==> flow/design.v <==
module oppo (
    input [31:0] in,
    input        cin,
    output [31:0] in_abs
);
    assign in_abs = ({32{cin}} ^ in) + $unsigned(cin);
endmodule
module lzd_4 (
    input [3:0] in,
    output [1:0] out,
    output       zero
);
    assign zero = ~(|in); 
    assign out[0] = (in[2] | ~in[1]) & ~in[3];
    assign out[1] = ~(in[3] | in[2]);
endmodule
module lzd_16 (
    input [15:0] in,
    output [3:0] out,
    output       zero
);
    wire [3:0] z;
    wire [1:0] out_2 [3:0];
    lzd_4 lzd_4_0(in[15:12], out_2[0], z[0]);
    lzd_4 lzd_4_1(in[11: 8], out_2[1], z[1]);
    lzd_4 lzd_4_2(in[ 7: 4], out_2[2], z[2]);
    lzd_4 lzd_4_3(in[ 3: 0], out_2[3], z[3]);
    assign out[2] = z[0] & (~z[1] | z[2] & ~z[3]);
    assign out[3] = z[0] & z[1] & (~z[2] | ~z[3]);
    assign out[1:0] = {2{~out[3] & ~out[2]}} & out_2[0]
                    | {2{~out[3] &  out[2]}} & out_2[1]
                    | {2{ out[3] & ~out[2]}} & out_2[2]
                    | {2{ out[3] &  out[2]}} & out_2[3];
    assign zero = &z;
endmodule
module lzd_32 (
    input [31:0] in,
    output [4:0] out,
    output       zero
);
    wire [1:0] z;
    wire [3:0] out_3_0 [1:0];
    lzd_16 lzd_16_0(in[31:16], out_3_0[0], z[0]);
    lzd_16 lzd_16_1(in[15: 0], out_3_0[1], z[1]);
    assign out[4] = z[0];
    assign out[3:0] = {4{~z[0]}} & out_3_0[0] |
                      {4{ z[0]}} & out_3_0[1];
    assign zero = z[0] & z[1];
endmodule
module divider (
    input div_clk,
    input resetn,
    input div,
    input div_signed,
    input [31:0] x,
    input [31:0] y,
    output [31:0] s,
    output [31:0] r,
    output complete
);
    (*MAX_FANOUT = 50*) reg [64:0] rem;
    reg [31:0] quot;
    reg [31:0] quotM;
    reg [32:0] divisor;
    reg [ 5:0] cout;
    (*MAX_FANOUT = 50*) reg [ 4:0] current_state;
    reg [ 4:0] next_state;
    reg [31:0] x_abs_reg;
    reg [31:0] y_abs_reg;
    wire [31:0] s_abs;
    wire [31:0] r_abs;
    wire s_sign;
    wire r_sign;
    wire [31:0] x_abs;
    wire [31:0] y_abs;
    oppo oppo1(x, x[31] & div_signed, x_abs);
    oppo oppo2(y, y[31] & div_signed, y_abs);
    assign s_sign = x[31] ^ y[31];
    assign r_sign = x[31];
    always @(posedge div_clk) begin
        if (~resetn) begin
            x_abs_reg <= 0;
            y_abs_reg <= 0;
        end
        else if (current_state[0] & div)
            x_abs_reg <= x_abs;
            y_abs_reg <= y_abs;
    end
    wire [31:0] lzd_in;
    wire [ 4:0] lzd_out;
    wire [ 5:0] shft_amt;
    wire long_shft;
    wire short_shft;
    wire [ 5:0] lzd_shamt;
    wire [ 5:0] min_shamt;
    wire quot_one;
    wire [32:0] result;  
    wire zero;
    wire [64:0] shft_src;
    wire [64:0] shft_out;
    wire [32:0] add_A;
    wire [32:0] add_B;
    wire cin;
    wire [32:0] add_out;
    wire final_shift;
    reg  [5:0] first_shft;
    always @(posedge div_clk) begin
        if (~resetn)
            first_shft <= 6'b0;
        else if (current_state[1])
            first_shft <= shft_amt;
    end
    assign final_shift = cout <= lzd_shamt;
    assign shft_src = (current_state[1]) ? {33'b0, x_abs_reg}
                                         : rem;
    assign shft_out = shft_src << shft_amt;
    assign long_shft = ~(rem[64] ^ rem[63]);
    assign short_shft = rem[64] ^ rem[63];
    assign quot_one = shft_out[64] ^ shft_out[63];
    assign lzd_shamt = {zero, {5{~zero}} & lzd_out};
    assign min_shamt  = (~final_shift) ? lzd_shamt : cout;
    assign shft_amt = {6{short_shft}} & 6'b1
                    | {6{long_shft }} & min_shamt;
    assign lzd_in = (current_state[1]) ? y_abs_reg : rem[63:32] ^ {32{rem[64]}};
    assign add_A = shft_out[64:32];
    assign add_B = {33{~rem[64]}} ^ divisor;
    assign cin   = ~rem[64];
    assign add_out = add_A + add_B + $unsigned(cin);
    assign result = (quot_one) ? add_out
                               : shft_out[64:32];
    lzd_32 lzd(lzd_in, lzd_out, zero);
    always @(posedge div_clk) begin
        if (~resetn)
            divisor <= 33'b0;
        else if (current_state[1])
            divisor <= {1'b0, y_abs_reg << lzd_out};
    end
    always @(posedge div_clk) begin
        if (~resetn)
            rem <= 65'b0;
        else if (current_state[1])
            rem <= shft_out;
        else if (current_state[2])
            rem <= {result, rem[30:0], 1'b0};
    end
    wire [31:0] shft_quot = quot << shft_amt[4:0];
    wire [31:0] shft_quotM = ~(~quotM << shft_amt[4:0]);
    always @(posedge div_clk) begin
        if (~resetn | current_state[0]) begin
            quot  <= 32'b0;
            quotM <= 32'b0;
        end
        else if (current_state[2]) begin
            if (~shft_out[64] | shft_out[64] & shft_out[63]) 
                quot <= {shft_quot[31:1], ~shft_out[64] & shft_out[63]};
            else 
                quot <= {shft_quotM[31:1], 1'b1};
            if (~shft_out[64] & shft_out[63])
                quotM <= {shft_quot[31:1], 1'b0};
            else
                quotM <= {shft_quotM[31:1], ~(shft_out[64] & ~shft_out[63])};
        end
    end
    always @(posedge div_clk) begin
        if (~resetn | current_state[0])
            cout <= 6'b100000;
        else if (current_state[2])
            cout <= cout - shft_amt;
    end
    localparam IDLE = 5'b00001,
               INIT = 5'b00010,
               QUOT = 5'b00100,
               FIX  = 5'b01000,
               DONE = 5'b10000;
    always @(posedge div_clk) begin
        if (~resetn)
            current_state <= IDLE;
        else
            current_state <= next_state;
    end
    always @(*) begin
        case (current_state)
            IDLE: begin
                if (~resetn) 
                    next_state = IDLE;
                else if (div)
                    next_state = INIT;
                else
                    next_state = IDLE;
            end
            INIT: next_state = QUOT;
            QUOT: begin
                if (final_shift)
                    next_state = FIX;
                else 
                    next_state = QUOT;
            end
            FIX  :next_state = DONE;
            DONE: next_state = IDLE;
            default: next_state = IDLE;
        endcase
    end
    reg [31:0] s_abs_reg;
    reg [31:0] r_abs_reg;
    assign s_abs = (rem[64]) ? quotM : quot;
    assign r_abs = ((rem[64]) ? rem[63:32] + divisor[31:0] : rem[63:32]) >> first_shft;
    always @(posedge div_clk) begin
        if (~resetn) begin
            s_abs_reg <= 0;
            r_abs_reg <= 0;
        end
        else if (current_state[3])
            s_abs_reg <= s_abs;
            r_abs_reg <= r_abs;
    end
    oppo oppo3(s_abs_reg, s_sign & div_signed, s);
    oppo oppo4(r_abs_reg, r_sign & div_signed, r);
    assign complete = current_state[4];
endmodule
## Reports on divider

The steps from the RTL of divider to its reports follow in flow order.
Line numbers count from 1 in the design file above.
Operators: Yosys type, input widths -> output width; for muxes data width and select width s.
Not given: n/a

| design | value |
|---|---|
| design top | divider |
| clock port | div_clk |
| cell library | sky130hd |
| library corner | tt_025C_1v80 |

## Word level

Source: Yosys, flattened and elaborated, memories not mapped. Widths are those after wreduce. Registers that Yosys merges into a memory's read port (data or address) are not register bits. Print and check cells do not count. Equal cells are merged and count once.

| operators by class | value |
|---|---|
| add/subtract/negate cells | 8 |
| divide/modulo/power cells | 0 |
| bitwise gates (word level) | 129 |
| $mul | 0 |
| equality and inequality tests | 4 |
| reduce/logical cells | 11 |
| mux-type cells | 13 |
| $lt $le $gt $ge | 1 |
| shift-type cells | 5 |

Operator list:

| kind | count |
|---|---|
| $mux 65 | 3 |
| $xor 32x32->32 | 5 |
| $mux 32 | 5 |
| $add 32x1->32 | 4 |
| $shl 32x5->32 | 3 |
| $shl 65x6->65 | 1 |
| $not 32->32 | 2 |
| $not 1->1 | 44 |
| $add 33x1->33 | 1 |
| $xor 33x32->33 | 1 |
| $add 33x33->33 | 1 |
| $mux 33 | 1 |
| $and 1x1->1 | 32 |
| $add 32x32->32 | 1 |
| $shr 32x6->32 | 1 |
| $reduce_or 4->1 | 8 |
| $or 1x1->1 | 22 |
| $pmux 5 s4 | 1 |
| $and 2x2->2 | 8 |
| $or 2x2->2 | 6 |
| $and 4x4->4 | 2 |
| $reduce_and 4->1 | 2 |
| $or 1x6->6 | 1 |
| $sub 6x6->6 | 1 |
| $le 6x6->1 | 1 |
| $and 6x6->6 | 1 |
| $mux 6 | 1 |
| $eq 5x1->1 const B | 1 |

Not listed: further kinds 9, cells in them 11.

| storage and ports | value |
|---|---|
| clocked read ports x word width | 0 |
| bits in latches | 0 |
| register bits | 306 |
| cells after elaboration | 182 |
| memory bits (writable) | 0 |
| ROM bits | 0 |
| output and inout bits | 65 |
| memory cells | 0 |

## Logic depth

Longest topological path by Yosys (ltp), each cell counted once; first at word level (registers and memories cut), then after technology mapping (sequential cells cut; the memories' decode and read muxes count).

| logic depth | value |
|---|---|
| word-level depth | 26 |
| ABC_AREA | 0 |
| gate-level depth with buffers | 51 |
| gate-level depth less buffers | 41 |

## Netlist

Yosys stat after the flow's synthesis: flattened, memories mapped to cells. It holds for the ABC_AREA given above (unset counts as 0); a run with the other value may have another netlist.
Totals and module areas in this step are rounded.

Cell types:

| cell | count | total area (µm²) |
|---|---|---|
| sky130_fd_sc_hd__dfxtp_1 | 306 | 6.13E+03 |
| sky130_fd_sc_hd__mux2i_1 | 501 | 5014.81 |
| sky130_fd_sc_hd__nor2_1 | 560 | 2.1E+03 |
| sky130_fd_sc_hd__xnor2_1 | 223 | 1.95E+03 |
| sky130_fd_sc_hd__nand2_1 | 503 | 1.89E+03 |
| sky130_fd_sc_hd__a21oi_1 | 360 | 1.8E+03 |
| sky130_fd_sc_hd__o21ai_0 | 256 | 1.28E+03 |
| sky130_fd_sc_hd__a211oi_1 | 146 | 1.1E+03 |
| sky130_fd_sc_hd__ha_1 | 83 | 1.04E+03 |
| sky130_fd_sc_hd__clkbuf_1 | 215 | 807.024 |
| sky130_fd_sc_hd__mux2_2 | 60 | 675.648 |
| sky130_fd_sc_hd__nand3_1 | 122 | 610.586 |
| sky130_fd_sc_hd__nor3_1 | 113 | 565.542 |
| sky130_fd_sc_hd__a31oi_1 | 63 | 394.128 |
| sky130_fd_sc_hd__xor2_1 | 45 | 394.128 |
| sky130_fd_sc_hd__nand2b_1 | 62 | 387.872 |
| sky130_fd_sc_hd__o211ai_1 | 46 | 345.331 |
| sky130_fd_sc_hd__buf_1 | 78 | 292.781 |

Not listed: further types 84, cells in them 738.

| synthesis totals | value |
|---|---|
| cell area after synthesis | 32200 µm² |
| sequential area | 6130 µm² |
| buffer cells | 349 |
| mapped cells | 4480 |
| flip-flops | 306 |

By module: a second synthesis without flattening, with its own total; a netlist apart from the flattened one above.

| second synthesis, totals | value |
|---|---|
| cell total of the unflattened synthesis | 4633 |
| area total of the unflattened synthesis | 34100 µm² |

Each row is one instance without its submodules.

Modules:

| module | times used | sequential area (µm²) | cells | area (µm²) |
|---|---|---|---|---|
| divider | 1 | 6130 | 3681 | 27300 |
| oppo | 4 | 0.0 | 218 | 1570 |
| lzd_16 | 2 | 0.0 | 21 | 121 |
| lzd_4 | 8 | 0.0 | 4 | 25.0 |
| lzd_32 | 1 | 0.0 | 6 | 60.1 |

## Worst setup path after synthesis

Source: OpenSTA report_checks on the synthesized netlist (no wires, ideal clock, input and output delay 20% of the period each), path of least setup slack; recovery checks are left aside. Register names are those of the netlist, which keeps one name where synthesis merged equal registers.

| path post-synthesis | value |
|---|---|
| kind | register to register |
| start point | reg rem[58] |
| end point | reg rem[64] |
| data required time | 9941 ps |
| time at the first pin | 0 ps |
| setup time | 59 ps |
| path slack | -831 ps |
| clock period | 10000 ps |
| path delay | 10831 ps |
| data arrival time | 10772 ps |
| stages | 49 |
| synthesis period reached | 10831 ps |

"path delay" = arrival - input delay + setup time.
"stages": output pins that drive a net of the path, with the launching flip-flop's if there is one; two outputs of one cell count as two.
"synthesis period reached" is the clock period less the worst setup slack; recovery checks do not enter. This is arithmetic on one report: input and output delays are still those of the set period (20% each).
The rows between start and end are the longest chain of elaborated cells between them; the timing report does not say that the signal goes this way. Where chains are equally long, one stands for them.
A line is the first line of the expression or statement that the cell stems from. Yosys adds cells for indexed reads and writes and turns some case tables into memories.
At most two assigning lines are given for a register; there are more.

| between the ends, post-synthesis | value |
|---|---|
| cell sequence | sky130_fd_sc_hd__dfxtp_1 -> sky130_fd_sc_hd__buf_2 -> sky130_fd_sc_hd__or4_1 -> sky130_fd_sc_hd__and3_1 -> sky130_fd_sc_hd__or4_1 -> sky130_fd_sc_hd__buf_2 -> sky130_fd_sc_hd__nor3_2 -> sky130_fd_sc_hd__nor2_1 -> sky130_fd_sc_hd__a21oi_1 -> sky130_fd_sc_hd__clkbuf_1 -> sky130_fd_sc_hd__clkbuf_1 -> sky130_fd_sc_hd__and2_1 -> sky130_fd_sc_hd__ha_1 -> sky130_fd_sc_hd__nor2b_1 -> sky130_fd_sc_hd__o21bai_1 -> sky130_fd_sc_hd__a31o_2 -> sky130_fd_sc_hd__clkbuf_1 -> sky130_fd_sc_hd__nor3_1 -> [... 13 more ...] -> sky130_fd_sc_hd__ha_1 -> sky130_fd_sc_hd__a21o_1 -> sky130_fd_sc_hd__a21oi_1 -> sky130_fd_sc_hd__o21bai_1 -> sky130_fd_sc_hd__a211oi_1 -> sky130_fd_sc_hd__nor3_1 -> sky130_fd_sc_hd__o41ai_1 -> sky130_fd_sc_hd__a31oi_1 -> sky130_fd_sc_hd__a41o_1 -> sky130_fd_sc_hd__o41a_1 -> sky130_fd_sc_hd__and3_1 -> sky130_fd_sc_hd__o31ai_1 -> sky130_fd_sc_hd__o211ai_2 -> sky130_fd_sc_hd__a41oi_1 -> sky130_fd_sc_hd__nor3_2 -> sky130_fd_sc_hd__or3_1 -> sky130_fd_sc_hd__a211oi_1 -> sky130_fd_sc_hd__o31a_1 |
| cells in the longest elaborated chain | 25 |

RTL lines, path post-synthesis:

| what | RTL line | source |
|---|---|---|
| start: declaration | 61 | `(*MAX_FANOUT = 50*) reg [64:0] rem;` |
| start: assignment | 142 | `rem <= shft_out;` |
| start: assignment | 144 | `rem <= {result, rem[30:0], 1'b0};` |
| $xor 32x32->32 | 124 | `assign lzd_in = (current_state[1]) ? y_abs_reg : rem[63:32] ^ {32{rem[64]}};` |
| $mux 32 | 124 |  |
| $reduce_or 4->1 | 13 | `assign zero = ~(\|in);` |
| $not 1->1 | 13 |  |
| $and 1x1->1 (2 in a row) | 29 | `assign out[3] = z[0] & z[1] & (~z[2] \| ~z[3]);` |
| $not 1->1 | 30 | `assign out[1:0] = {2{~out[3] & ~out[2]}} & out_2[0]` |
| $and 1x1->1 | 30 |  |
| [... 10 more ...] | n/a |  |
| $or 1x6->6 | 122 | `assign shft_amt = {6{short_shft}} & 6'b1` |
| $shl 65x6->65 | 116 | `assign shft_out = shft_src << shft_amt;` |
| $add 33x33->33 | 128 | `assign add_out = add_A + add_B + $unsigned(cin);` |
| $add 33x1->33 | 128 |  |
| $mux 33 | 129 | `assign result = (quot_one) ? add_out` |
| $mux 65 | 143 | `else if (current_state[2])` |
| $mux 65 | 141 | `else if (current_state[1])` |
| end: assignment | 142 |  |
| end: assignment | 144 |  |
| end: declaration | 61 |  |

## Worst path after layout

Path of least setup slack in the final report of record 1 (OpenROAD, finished layout, wires in). Where an end is a register, its clock arrival counts in the times.
The report prints the path's times to 10 ps; the period is as set.

| path after layout | value |
|---|---|
| kind | register to register |
| start point | reg rem[64] |
| end point | reg rem[64] |
| time at the first pin | 580 ps |
| data arrival time | 10470 ps |
| setup time | 60 ps |
| data required time | 10510 ps |
| path slack | 50 ps |
| stages | 42 |
| clock period | 9990 ps |

The rows between start and end are the longest chain of elaborated cells between them; the timing report does not say that the signal goes this way. Where chains are equally long, one stands for them.
At most two assigning lines are given for a register; there are more.

| between the ends, after layout | value |
|---|---|
| cell sequence | sky130_fd_sc_hd__dfxtp_4 -> sky130_fd_sc_hd__or4_1 -> sky130_fd_sc_hd__and3_1 -> sky130_fd_sc_hd__or4_1 -> sky130_fd_sc_hd__nor2_1 -> sky130_fd_sc_hd__a31oi_1 -> sky130_fd_sc_hd__nor2_4 -> sky130_fd_sc_hd__nand2_1 -> sky130_fd_sc_hd__ha_1 -> sky130_fd_sc_hd__nor2b_1 -> sky130_fd_sc_hd__o21bai_1 -> sky130_fd_sc_hd__a31oi_2 -> sky130_fd_sc_hd__buf_4 -> sky130_fd_sc_hd__o21ai_0 -> sky130_fd_sc_hd__nor2_4 -> sky130_fd_sc_hd__inv_4 -> sky130_fd_sc_hd__o21ai_0 -> sky130_fd_sc_hd__o22ai_1 -> [... 6 more ...] -> sky130_fd_sc_hd__fa_1 -> sky130_fd_sc_hd__a21o_1 -> sky130_fd_sc_hd__a21oi_1 -> sky130_fd_sc_hd__o21bai_1 -> sky130_fd_sc_hd__a211oi_1 -> sky130_fd_sc_hd__nor3_1 -> sky130_fd_sc_hd__o41ai_1 -> sky130_fd_sc_hd__a31oi_1 -> sky130_fd_sc_hd__a41o_1 -> sky130_fd_sc_hd__o41a_1 -> sky130_fd_sc_hd__and3_1 -> sky130_fd_sc_hd__o31ai_1 -> sky130_fd_sc_hd__o211ai_2 -> sky130_fd_sc_hd__a41oi_1 -> sky130_fd_sc_hd__nor3_2 -> sky130_fd_sc_hd__or3_1 -> sky130_fd_sc_hd__a211oi_1 -> sky130_fd_sc_hd__o31a_1 |
| cells in the longest elaborated chain | 26 |

RTL lines, path after layout:

| what | RTL line | source |
|---|---|---|
| start: declaration | 61 | `(*MAX_FANOUT = 50*) reg [64:0] rem;` |
| start: assignment | 142 | `rem <= shft_out;` |
| start: assignment | 144 | `rem <= {result, rem[30:0], 1'b0};` |
| $xor 32x32->32 | 124 | `assign lzd_in = (current_state[1]) ? y_abs_reg : rem[63:32] ^ {32{rem[64]}};` |
| $mux 32 | 124 |  |
| $reduce_or 4->1 | 13 | `assign zero = ~(\|in);` |
| $not 1->1 | 13 |  |
| $and 1x1->1 | 28 | `assign out[2] = z[0] & (~z[1] \| z[2] & ~z[3]);` |
| $or 1x1->1 | 28 |  |
| $and 1x1->1 | 28 |  |
| [... 12 more ...] | n/a |  |
| $or 1x6->6 | 122 | `assign shft_amt = {6{short_shft}} & 6'b1` |
| $shl 65x6->65 | 116 | `assign shft_out = shft_src << shft_amt;` |
| $add 33x33->33 | 128 | `assign add_out = add_A + add_B + $unsigned(cin);` |
| $add 33x1->33 | 128 |  |
| $mux 33 | 129 | `assign result = (quot_one) ? add_out` |
| $mux 65 | 143 | `else if (current_state[2])` |
| $mux 65 | 141 | `else if (current_state[1])` |
| end: assignment | 142 |  |
| end: assignment | 144 |  |
| end: declaration | 61 |  |

Flow measurements of divider on sky130hd: 3 stored runs with different settings, listed in no order. Input and output delays are each 20% of the period that was set; the output load is 0.01 pF.
"achieved period" = clock period - worst setup slack. The figure is calculated, with input and output delays left at 20% of the set period.
"allowed time less slack (worst setup path)" means the part of the period allowed to the worst setup path (the constraints hold back 20% at inputs and 20% at outputs) less its slack; where the path has registers, the arrival times of their clocks count too.
"allowed time less slack (worst setup path)" is known to 10 ps.
Values from the reports are rounded here.

#### Record 1

| setting | value |
|---|---|
| SETUP_SLACK_MARGIN | `-0.71` |
| period_ns | `9.99` |
| CAP_MARGIN | `20` |
| CORE_MARGIN | `2` |
| CORE_UTILIZATION | `40` |
| SLEW_MARGIN | `20` |

| result | value |
|---|---|
| setup slack of the critical path | 46 ps |
| full die area | 82700 µm² |
| sum of negative setup slack | 0 ps |
| post-layout utilization | 45.4% |
| achieved period | 9944 ps |
| allowed time less slack (worst setup path) | 9940 ps |
| worst path kind | register to register |
| cell area after synthesis | 32200 µm² |
| post-route worst hold slack | 451 ps |
| standard-cell area after layout | 36300 µm² |

#### Record 2

| setting | value |
|---|---|
| ABC_AREA | `1` |
| CTS_CLUSTER_SIZE | `11` |
| GPL_TIMING_DRIVEN | `0` |
| period_ns | `10.0` |
| CAP_MARGIN | `20` |
| CORE_MARGIN | `2` |
| CORE_UTILIZATION | `40` |
| SLEW_MARGIN | `20` |

| result | value |
|---|---|
| post-route worst hold slack | 466 ps |
| sum of negative setup slack | 0 ps |
| standard-cell area after layout | 34400 µm² |
| allowed time less slack (worst setup path) | 9870 ps |
| worst path kind | register to register |
| post-layout utilization | 46.0% |
| achieved period | 9875 ps |
| cell area after synthesis | 30300 µm² |
| setup slack of the critical path | 125 ps |
| full die area | 77900 µm² |

#### Record 3

| setting | value |
|---|---|
| ABC_AREA | `1` |
| CAP_MARGIN | `30` |
| CELL_PAD_IN_SITES_DETAIL_PLACEMENT | `0` |
| CORE_UTILIZATION | `28` |
| CTS_CLUSTER_DIAMETER | `264` |
| CTS_CLUSTER_SIZE | `12` |
| MAX_ROUTING_LAYER | `met5` |
| MIN_ROUTING_LAYER | `met1` |
| SLEW_MARGIN | `25` |
| TNS_END_PERCENT | `95` |
| period_ns | `11.8` |
| CORE_MARGIN | `2` |

| result | value |
|---|---|
| allowed time less slack (worst setup path) | 10500 ps |
| worst path kind | register to register |
| setup slack of the critical path | 1300 ps |
| post-route worst hold slack | 465 ps |
| post-layout utilization | 31.0% |
| full die area | 111000 µm² |
| sum of negative setup slack | 0 ps |
| achieved period | 10496 ps |
| standard-cell area after layout | 33200 µm² |
| cell area after synthesis | 30300 µm² |
